==> flow/design.v <==
module Mux #(parameter N = 4)(
	input [N-1:0] A, B,
	input S,
	output [N-1:0] C
);
assign C = S? A: B;
endmodule 
module Adder #(parameter N = 4)(
    input [N-1:0] A,B,
    output [N-1:0] C
);
assign C = A+B;
endmodule
module Register #(parameter N = 10) (
	input clk, rst,
	input [N-1:0] D,
	input en,
	output logic [N-1:0] Q
);
always_ff @(posedge clk or posedge rst)
	if(rst) Q <= 10'h00;
	else if(en)
		Q <= D;
endmodule 
module Register_File(
    input  logic [3:0] A1, A2, A3,
    input  logic       clk,
    input  logic       rst,
    input  logic       WE3,
    input  logic [31:0] WD3,
    input  logic [31:0] R15,
    output logic [31:0] RD1, RD2
);
    logic [31:0] rf [14:0];   
    always_ff @(posedge clk) begin
        if (rst) begin
            for (int i = 0; i < 15; i++)
                rf[i] <= 32'h00000000;
        end else if (WE3) begin
            rf[A3] <= WD3;
        end
    end
    assign RD1 = (A1 == 4'b1111) ? R15 : rf[A1];
    assign RD2 = (A2 == 4'b1111) ? R15 : rf[A2];
endmodule
module Extender(
    input  logic [23:0] A,
    input  logic [1:0] ImmSrc,
    output logic [31:0] Out
);
 always_comb
    case(ImmSrc)
    2'b00: Out={24'b0,A[7:0]};
    2'b01: Out={20'b0,A[11:0]};
    2'b10: Out={{6{A[23]}},A[23:0],2'b00};
    default: Out=32'bx; 
    endcase
 endmodule
module ALU #(parameter N = 32)(
    input  logic [N-1:0] A,
    input  logic [N-1:0] B,
    input  logic [1:0]   ALUCtrl,
    output logic [N-1:0] Result,
    output logic [3:0]   Flags  
);
    logic [N:0] pre_Result;   
    logic [N:0] pre_Sub;      
    always_comb begin
        Result     = '0;
        pre_Result = '0;
        pre_Sub    = '0;
        Flags      = 4'b0000;
        case (ALUCtrl)
            2'b10: begin   
                Result = A & B;
            end
            2'b11: begin   
                Result = A | B;
            end
            2'b00: begin   
                pre_Result = {1'b0, A} + {1'b0, B};
                Result     = pre_Result[N-1:0];
                Flags[2]   = pre_Result[N];   
                Flags[3]   = (A[N-1] == B[N-1]) && (Result[N-1] != A[N-1]);  
            end
            2'b01: begin   
                pre_Sub    = {1'b0, A} - {1'b0, B};
                Result     = pre_Sub[N-1:0];
                Flags[2]   = pre_Sub[N];   
                Flags[3]   = (A[N-1] != B[N-1]) && (Result[N-1] != A[N-1]);  
            end
        endcase
        Flags[0] = (Result == 0);      
        Flags[1] = Result[N-1];        
    end
endmodule
module Condition_Check(
    input  logic [3:0] Flag,   
    input  logic [3:0] Cond,
    output logic       CondEx
);
logic V, C, N, Z;
assign {V, C, N, Z} = Flag;
always_comb begin
    case (Cond)
        4'b0000: CondEx = Z;                      
        4'b0001: CondEx = ~Z;                     
        4'b0010: CondEx = C;                      
        4'b0011: CondEx = ~C;                     
        4'b0100: CondEx = N;                      
        4'b0101: CondEx = ~N;                     
        4'b0110: CondEx = V;                      
        4'b0111: CondEx = ~V;                     
        4'b1000: CondEx = ~Z & C;                 
        4'b1001: CondEx = Z | ~C;                 
        4'b1010: CondEx = ~(N ^ V);               
        4'b1011: CondEx = N ^ V;                  
        4'b1100: CondEx = ~Z & ~(N ^ V);          
        4'b1101: CondEx = Z | (N ^ V);            
        4'b1110: CondEx = 1'b1;                   
        default: CondEx = 1'b0;                   
    endcase
end
endmodule
module Decoder (
	input logic [1:0] Op,
	input logic[5:0] Funct,
	input logic[3:0] Rd,
	output logic [1:0] FlagW,
	output logic PCS, RegW, MemW, MemtoReg, ALUSrc, 
	output logic [1:0] ImmSrc, RegSrc, ALUControl,
	output logic NoWrite
);
	logic Branch, ALUOP;
	PC_Logic pc_logic_inst(
		.Rd(Rd),
		.Branch(Branch), 
		.RegW(RegW),
		.PCS(PCS)
	);
	Main_Decoder main_decoder_inst(
		.Op(Op),
		.Funct(Funct),
		.Branch(Branch), 
		.RegW(RegW), 
		.MemW(MemW), 
		.MemtoReg(MemtoReg), 
		.ALUSrc(ALUSrc), 
		.ImmSrc(ImmSrc), 
		.RegSrc(RegSrc),
		.ALUOP(ALUOP)
	);
	ALU_Decoder alu_decoder_inst (
		.ALUOP(ALUOP),
		.Funct(Funct[4:0]),
		.ALUControl(ALUControl), 
		.FlagW(FlagW),
		.NoWrite(NoWrite)
	);
endmodule 
module PC_Logic (
	input logic [3:0] Rd,
	input logic Branch, RegW,
	output logic PCS
);
	assign PCS = ((Rd == 4'd15) & RegW) | Branch;
endmodule 
module Main_Decoder (
	input logic [1:0] Op,
	input logic [5:0] Funct,
	output logic Branch, RegW, MemW, MemtoReg, ALUSrc, 
	output logic [1:0] ImmSrc, RegSrc,
	output logic ALUOP
);
    always_comb begin
	     Branch = 0;
        RegW = 0;
        MemW = 0;
        MemtoReg = 0;
        ALUSrc = 0;
        ImmSrc = 2'b00;
        RegSrc = 2'b00;
        ALUOP = 0;
        case (Op)
            2'b00: begin
					 Branch = 0;
					 MemtoReg = 0;
					 MemW = 0;
					 RegW = 1;
					 ALUOP = 1;
                if (Funct[5] == 1'b0) begin
                    ALUSrc = 0;
                    RegSrc = 2'b00;
                end else begin
                    ALUSrc = 1;
                    ImmSrc = 2'b00;
                    RegSrc = 2'b00;  
                end
            end
            2'b01: begin
					 Branch = 0;
					 ALUSrc = 1;
					 ImmSrc = 2'b01;
					 ALUOP = 0;
                if (Funct[0] == 1'b0) begin
                    MemW  = 1;
                    RegW  = 0;
                    RegSrc = 2'b10;
                end else begin
						  MemtoReg = 1;
						  MemW = 0;
						  RegW = 1;
						  RegSrc = 2'b00;
                end
            end
            2'b10: begin
					 Branch = 1;
					 MemtoReg = 0;
					 MemW = 0;
					 ALUSrc = 1;
					 ImmSrc = 2'b10;
					 RegW = 0;
					 RegSrc = 2'b01;
					 ALUOP = 0;
            end
        endcase
    end
endmodule
module ALU_Decoder (
	input logic ALUOP,
	input logic [4:0] Funct,
	output logic [1:0] ALUControl, FlagW,
	output logic NoWrite
);
	always_comb begin
		 case (ALUOP)
			  1'b0: begin
					ALUControl = 2'b00;
					FlagW      = 2'b00;
					NoWrite    = 1'b0;
			  end
			  1'b1: begin
					case (Funct[4:1])
						 4'b0100: begin
							  ALUControl = 2'b00;
							  FlagW      = Funct[0] ? 2'b11 : 2'b00;
							  NoWrite    = 1'b0;
						 end
						 4'b0010: begin
							  ALUControl = 2'b01;
							  FlagW      = Funct[0] ? 2'b11 : 2'b00;
							  NoWrite    = 1'b0;
						 end
						 4'b0000: begin
							  ALUControl = 2'b10;
							  FlagW      = Funct[0] ? 2'b10 : 2'b00;
							  NoWrite    = 1'b0;
						 end
						 4'b1100: begin
							  ALUControl = 2'b11;
							  FlagW      = Funct[0] ? 2'b10 : 2'b00;
							  NoWrite    = 1'b0;
						 end
						 4'b1010: begin 
							  ALUControl = 2'b01;
							  FlagW = 2'b11;
							  NoWrite = 1'b1;
						 end
						 default: begin
							  ALUControl = 2'b00;
							  FlagW      = 2'b00;
							  NoWrite    = 1'b0;
						 end
					endcase
			  end
		 endcase
	end
endmodule 
module Control_Unit(
    input  logic [3:0] Cond,
    input  logic [1:0] Op,
    input  logic [5:0] Funct,
    input  logic [3:0] Rd,
    input  logic [3:0] Flags,
    input  logic       clk,
    input  logic       rst,
    output logic       PCSrc,
    output logic       MemtoReg,
    output logic       MemWrite,
    output logic [1:0] ALUControl,
    output logic       ALUSrc,
    output logic [1:0] ImmSrc,
    output logic       RegWrite,
    output logic [1:0] RegSrc
);
    logic       RegW;
    logic       MemW;
    logic       ALUOP;
    logic       Branch;
    logic       PCS;
    logic       CondEx;
    logic [1:0] FlagW;
    logic [3:0] ALUfLags;
	 logic NoWrite;
	Decoder decoder_inst (
		.Op(Op),
		.Funct(Funct),
		.Rd(Rd),
		.FlagW(FlagW),
		.PCS(PCS), 
		.RegW(RegW), 
		.MemW(MemW), 
		.MemtoReg(MemtoReg), 
		.ALUSrc(ALUSrc), 
		.ImmSrc(ImmSrc), 
		.RegSrc(RegSrc), 
		.ALUControl(ALUControl),
		.NoWrite(NoWrite)
	);
    Register #(2) Register_Flag1(
        .clk(clk), 
        .rst(rst),
        .D(Flags[3:2]),
        .en(FlagW[1] & CondEx),
        .Q(ALUfLags[3:2])
    );
    Register #(2) Register_Flag2(
        .clk(clk), 
        .rst(rst),
        .D(Flags[1:0]),
        .en(FlagW[0] & CondEx),
        .Q(ALUfLags[1:0])
    );
    Condition_Check inst_Condition_Check(
        .Flag(ALUfLags), 
        .Cond(Cond), 
        .CondEx(CondEx)
    );
    assign PCSrc     = PCS & CondEx & ~NoWrite;
    assign RegWrite  = RegW & CondEx;
    assign MemWrite  = MemW & CondEx;
endmodule
module CPU (
	input logic clk, rst,
	input logic [31:0] Instr,
	input logic [31:0] ReadData,
	output logic [31:0] WriteData,
	output logic MemWrite,
	output logic [31:0] PC,
	output logic [31:0] ALUResult,
	output logic [31:0] Result
);
	logic [3:0] RA1, RA2;
	logic [31:0] SrcA, SrcB;
	logic [31:0] next_PC, PCPlus4, PCPlus8;
	logic [31:0] ExtImm;
	logic PCSrc;
	logic MemtoReg;
	logic [1:0] ALUControl;
	logic ALUSrc;
	logic [1:0] ImmSrc;
	logic RegWrite;
	logic [1:0] RegSrc;
	logic [3:0] AluFlags;
	logic started;
	logic load_PC;
	always_ff @(posedge clk or posedge rst) begin
		if (rst)
			started <= 0;
		else
			started <= 1;
	end
	assign load_PC = started;
	Mux #(.N(32)) next_PC_inst (
		.A(Result),
		.B(PCPlus4),
		.S(PCSrc),
		.C(next_PC)
	);
	Register #(.N(32)) PC_Register (
		.clk(clk), 
		.rst(rst),
		.D(next_PC),
		.en(load_PC),
		.Q(PC)
	);
	Mux #(.N(4)) RA1_inst (
		.A(4'd15),
		.B(Instr[19:16]),
		.S(RegSrc[0]),
		.C(RA1)
	);
	Mux #(.N(4)) RA2_inst (
		.A(Instr[15:12]),
		.B(Instr[3:0]),
		.S(RegSrc[1]),
		.C(RA2)
	);
	Adder #(.N(32)) PCPlus4_inst (
		.A(PC),
		.B(32'd4),
		.C(PCPlus4)
	);
	Adder #(.N(32)) PCPlus8_inst (
		.A(32'd8),
		.B(PC),
		.C(PCPlus8)
	);
	Register_File Reg_file_inst (
		.A1(RA1),
		.A2(RA2),
		.A3(Instr[15:12]),
		.clk(clk),
		.rst(rst),
		.WE3(RegWrite),
		.R15(PCPlus8),
		.RD1(SrcA),
		.RD2(WriteData),
		.WD3(Result)
	);
	Extender Extender_ins (
		.A(Instr[23:0]),
		.ImmSrc(ImmSrc),
		.Out(ExtImm)
	);
	Mux #(.N(32)) ALUSrc_inst (
		.A(ExtImm),
		.B(WriteData),
		.S(ALUSrc),
		.C(SrcB)
	);
	ALU #(.N(32)) ALU_inst (
		.A(SrcA),
		.B(SrcB),
		.ALUCtrl(ALUControl),
		.Result(ALUResult),
		.Flags(AluFlags)
	);
	Mux #(.N(32)) MemToReg_inst (
		.A(ReadData),
		.B(ALUResult),
		.S(MemtoReg),
		.C(Result)
	);
	Control_Unit CU_Inst (
		.clk(clk),
		.rst(rst),
		.Cond(Instr[31:28]),
		.Op(Instr[27:26]),
		.Funct(Instr[25:20]),
		.Rd(Instr[15:12]),
		.Flags(AluFlags),
		.PCSrc(PCSrc),
		.MemtoReg(MemtoReg),
		.MemWrite(MemWrite),
		.ALUControl(ALUControl),
		.ALUSrc(ALUSrc),
		.ImmSrc(ImmSrc),
		.RegWrite(RegWrite),
		.RegSrc(RegSrc)
	);
endmodule
# == Tool chain data of CPU ==
# What the tools print for CPU, step after step.
# Line numbers count from 1 in the design file above.
# Cell names lack the library's common part.
# The mark -- stands for no value.
# design
top,CPU
clock,clk
cell_library,sky130hd
pvt_corner,tt_025C_1v80

# == Elaborated design ==
# Counts by Yosys on the flattened word-level netlist (proc, flatten, opt, wreduce; memories kept). Register bits leave out memories and registers merged into their read ports (data or address). Print and check cells are left out. Cells with the same type and inputs are merged into one.
# Yosys's memory passes give these memory sizes; they may raise the number of words (mostly to a power of two), join words into wider ones and drop unused or constant bits.
# word_totals
regBits,37
ram_bits,512
memories,1
inputBits,66
wordCells,115
# op_classes
addsub,4
n_eq,32
muxes,39
n_logic,22
reduce_logical,13
# memory_table
memory,words,word_bits,line_no,text
Reg_file_inst.rf,16,32,34,logic [31:0] rf [14:0];
# ops
operator,count
32-bit two-way mux,7
32-bit parallel mux with 4-bit select,1
32-bit parallel mux with 3-bit select,1
4-bit == test with constant B,12
32-bit by 32-bit adder with 33-bit output,1
32-bit by 32-bit subtractor with 33-bit output,1
32-bit by 3-bit adder with 32-bit output with constant B,1
32-bit AND,1
32-bit OR,1
32-bit logical NOT,1
4-bit by 32-bit adder with 32-bit output with constant A,1
4-bit by 3-bit == test with 1-bit output with constant B,5
2-bit parallel mux with 2-bit select,4
4-bit two-way mux,4
1-bit parallel mux with 15-bit select,1
4-bit by 2-bit == test with 1-bit output with constant B,3
2-bit parallel mux with 3-bit select,2
1-bit two-way mux,11
2-bit OR reduction,5
1-bit AND,9
2-bit == test with constant B,4
4-bit logical NOT,2
1-bit NOT,7
2-bit by 1-bit == test with 1-bit output with constant B,3
2-bit logical NOT,3
1-bit parallel mux with 3-bit select,2
1-bit parallel mux with 2-bit select,3
2-bit two-way mux,3
# Other operator kinds: 6; their cells: 11.

# == Longest topological paths ==
# Yosys ltp: most cells in a row. Word level: on the elaborated netlist, between registers, memories and ports. Mapped: between sequential cells and ports; inverters and the memories' decode and read muxes count.
# depth
word_depth,11
abc_area,0
depth_mapped,30
depth_no_buf,24

# == Synthesis result ==
# The flow's flattened synthesis, as Yosys stat reports it; memories are mapped. The netlist is that of the ABC_AREA named above (0 if unset); the other value can give another one.
# by_type
cell,count,type_area_um2
edfxtp_1,482,1.45E+04
mux4_2,117,2.64E+03
nor2_1,681,2.56E+03
ha_1,107,1.34E+03
nand2_1,351,1.32E+03
mux2i_1,110,1.1E+03
o21ai_0,196,980.941
dfrtp_1,37,925.888
clkbuf_1,221,829.546
mux2_2,62,698.17
a21oi_1,137,685.658
inv_1,171,641.866
a31oi_1,99,619.344
xnor2_1,49,429.162
a211oi_1,49,367.853
nor3_1,63,315.302
nor2b_1,47,294.032
buf_2,53,265.254
# Other cell types: 83; their cells: 526.
# mapped
cell_count,3558
mapped_area_um2,34682.0
sequential_area_um2,15399.8
ffs,519
buf_cells,298
# By module: a second synthesis without flattening, with its own total; a netlist apart from the flattened one above.
# hier_totals
cells_unflattened,3388
area_unflattened_um2,38894.8
# Rows give one instance, submodules left out.
# modules
module,n_inst,cells,area_um2
Register_File,1,1770,26007.4
ALU (N=32),1,812,5341.4
Adder (N=32),2,248,1739.2
Mux (N=32),3,36,544.3
Register (N=32),1,69,1348.8
Extender,1,45,311.5
Condition_Check,1,28,193.9
Register (N=2),2,5,76.3
ALU_Decoder,1,16,128.9
Main_Decoder,1,15,118.9
Mux (N=4),2,4,45.0
Control_Unit,1,5,38.8
CPU,1,4,36.3
PC_Logic,1,2,15.0
Decoder,1,0,0.0

# == Timing after synthesis ==
# Path of least setup slack by OpenSTA after synthesis, without wires, with an ideal clock, recovery checks aside; 20% of the period is set as input and as output delay. Where synthesis merged equal registers, the netlist keeps one of their names.
# synth_timing
path_kind,input port to output port
from,input port Instr[27]
to,output port Result[26]
period_ns,20.0
input_delay_ns,4.000
out_delay_ns,4.000
launch_ns,4.000
arrival_ns,9.370
t_required_ns,16.000
slack_ns,6.630
path_delay_ns,5.370
stages,24
path_buffers,2
synth_period_reached_ns,13.37
# "path_delay_ns" is the arrival time less input delay plus setup time.
# At an output port there is no setup time.
# "stages": output pins that drive a net of the path, with the launching flip-flop's if there is one; two outputs of one cell count as two.
# "synth_period_reached_ns" = period - worst setup slack (recovery checks aside). The figure is calculated, with input and output delays left at 20% of the set period.
# Between the ends stands the longest chain of elaborated cells between them, by number of cells; it is not shown to be the way that was timed. Of several equally long chains one is given.
# Each line given opens the expression or statement behind the cell; cells for indexed reads and writes are added by Yosys, which also makes memories of some case tables.
# The chain passes a memory read, where the word-level depth is cut; so it can be longer than that depth.
# synth_via
cell_sequence,inv_1 > ha_1 > nand2b_1 > buf_4 > mux2i_2 > mux4_2 > mux4_2 > a21oi_1 > nor2_1 > a31o_2 > ha_1 > fa_1 > o21bai_1 > and3b_1 > nor3_1 > a2111o_1 > a31oi_4 > a21boi_0 > xnor2_1 > a21oi_1 > o21ai_2 > mux2i_2 > buf_2 > inv_1
elab_chain_cells,9
# synth_rtl
element,line_no,text
start: declaration,345,"input logic [31:0] Instr,"
2-bit == test,184,case (Op)
2-bit parallel mux with 2-bit select,184,
4-bit two-way mux,6,assign C = S? A: B;
memory 16 x 32 bit,34,logic [31:0] rf [14:0];
32-bit two-way mux,44,assign RD2 = (A2 == 4'b1111) ? R15 : rf[A2];
32-bit two-way mux,6,
32-bit by 32-bit subtractor with 33-bit output,87,"pre_Sub    = {1'b0, A} - {1'b0, B};"
32-bit parallel mux with 4-bit select,73,case (ALUCtrl)
32-bit two-way mux,6,
end: declaration,351,output logic [31:0] Result
# Some nets on the timed path still bear RTL names; the line given drives or declares the net.
# synth_named_nets
signal,line_no
ALUResult[26],73

# == Path in the finished layout ==
# From the final timing report of record 1: the path of least setup slack in the routed layout; clock arrival at registers is part of the times.
# layout_timing
path_kind,input port to output port
from,input port Instr[27]
to,output port Result[31]
period_ns,20.0
input_delay_ns,4.00
out_delay_ns,4.00
launch_ns,4.00
arrival_ns,13.10
t_required_ns,16.00
slack_ns,2.90
stages,24
path_buffers,4
# Between the ends stands the longest chain of elaborated cells between them, by number of cells; it is not shown to be the way that was timed. Of several equally long chains one is given.
# The chain passes a memory read, where the word-level depth is cut; so it can be longer than that depth.
# layout_via
cell_sequence,clkdlybuf4s50_1 > inv_1 > ha_1 > nand2b_1 > mux2_8 > buf_4 > mux4_2 > mux4_2 > nor2_1 > nor2_1 > a31o_2 > ha_1 > nand4b_1 > nor4_1 > o211ai_1 > a21oi_2 > a21oi_1 > nor2_1 > mux2i_1 > a31oi_4 > mux2i_4 > buf_4 > inv_2 > clkdlybuf4s50_1
elab_chain_cells,9
# layout_rtl
element,line_no,text
start: declaration,345,"input logic [31:0] Instr,"
2-bit == test,184,case (Op)
2-bit parallel mux with 2-bit select,184,
4-bit two-way mux,6,assign C = S? A: B;
memory 16 x 32 bit,34,logic [31:0] rf [14:0];
32-bit two-way mux,44,assign RD2 = (A2 == 4'b1111) ? R15 : rf[A2];
32-bit two-way mux,6,
32-bit by 32-bit subtractor with 33-bit output,87,"pre_Sub    = {1'b0, A} - {1'b0, B};"
32-bit parallel mux with 4-bit select,73,case (ALUCtrl)
32-bit two-way mux,6,
end: declaration,351,output logic [31:0] Result

Hand-over note for CPU

Design CPU on sky130hd. What follows are 2 stored runs of the flow, each under its own settings; their order means nothing. The constraints put input and output delay at 20% of the set period each and load the outputs with 0.01 pF.
"worst_path_allowed_less_slack_ns" is the time allowed to the run's worst setup path (the clock period less input and output delay, where it has them) less its slack. Clock arrival times count: a late capture clock shortens it, a late launch clock lengthens it.
"final_power_uw" is the tool's figure for a default switching activity; nothing was simulated.

Record 1, flow files:
==> flow/run.sh <==
#!/bin/bash
# the make line also repeats the synthesis and layout settings of config.mk as NAME=value (left out here)
make -C /OpenROAD-flow-scripts/flow DESIGN_CONFIG=/design/flow/config.mk WORK_HOME=/design/flow/orfs CLKGATE_MAP_FILE= finish
==> flow/config.mk <==
export PLATFORM = sky130hd
export DESIGN_NAME = CPU
export DESIGN_NICKNAME = CPU
export VERILOG_FILES = /design/flow/design.v
export SDC_FILE = /design/flow/constraint.sdc
export NUM_CORES = 4
export LEC_CHECK = 0
export CAP_MARGIN = 20
export CORE_MARGIN = 2
export CORE_UTILIZATION = 40
export SLEW_MARGIN = 20
==> flow/constraint.sdc <==
create_clock -name core_clock -period 20.0 [get_ports {clk}]
set_input_delay 4.0000 -clock core_clock [delete_from_list [all_inputs] [get_ports {clk}]]
set_output_delay 4.0000 -clock core_clock [all_outputs]
set_load 0.01 [all_outputs]

==> results of record 1, as CSV <==
result,value
worst_path_allowed_less_slack_ns,9.10
critical_path_kind,"input port to output port"
die_footprint_um2,89075.4
fin_tns_ns,0.000
cell_area_final_um2,39407.8
fin_ws_ns,2.897
ys_area_um2,34682.0
final_power_uw,4099

Record 2, flow files:
==> flow/run.sh <==
#!/bin/bash
# the make line also repeats the synthesis and layout settings of config.mk as NAME=value (left out here)
make -C /OpenROAD-flow-scripts/flow DESIGN_CONFIG=/design/flow/config.mk WORK_HOME=/design/flow/orfs CLKGATE_MAP_FILE= finish
==> flow/config.mk <==
export PLATFORM = sky130hd
export DESIGN_NAME = CPU
export DESIGN_NICKNAME = CPU
export VERILOG_FILES = /design/flow/design.v
export SDC_FILE = /design/flow/constraint.sdc
export NUM_CORES = 4
export LEC_CHECK = 0
export CAP_MARGIN = 20
export CELL_PAD_IN_SITES_DETAIL_PLACEMENT = 2
export CELL_PAD_IN_SITES_GLOBAL_PLACEMENT = 0
export CORE_ASPECT_RATIO = 1.73
export CORE_MARGIN = 4
export CORE_UTILIZATION = 23
export CTS_CLUSTER_DIAMETER = 310
export GPL_ROUTABILITY_DRIVEN = 0
export HOLD_SLACK_MARGIN = 0.23
export MIN_ROUTING_LAYER = met2
export PLACE_DENSITY_LB_ADDON = 0.03
export SLEW_MARGIN = 0
==> flow/constraint.sdc <==
create_clock -name core_clock -period 20.0 [get_ports {clk}]
set_input_delay 4.0000 -clock core_clock [delete_from_list [all_inputs] [get_ports {clk}]]
set_output_delay 4.0000 -clock core_clock [all_outputs]
set_load 0.01 [all_outputs]

==> results of record 2, as CSV <==
result,value
worst_path_allowed_less_slack_ns,9.79
critical_path_kind,"input port to output port"
die_footprint_um2,157305.0
fin_tns_ns,0.000
cell_area_final_um2,40995.6
fin_ws_ns,2.214
ys_area_um2,34682.0
final_power_uw,4521

End of note.
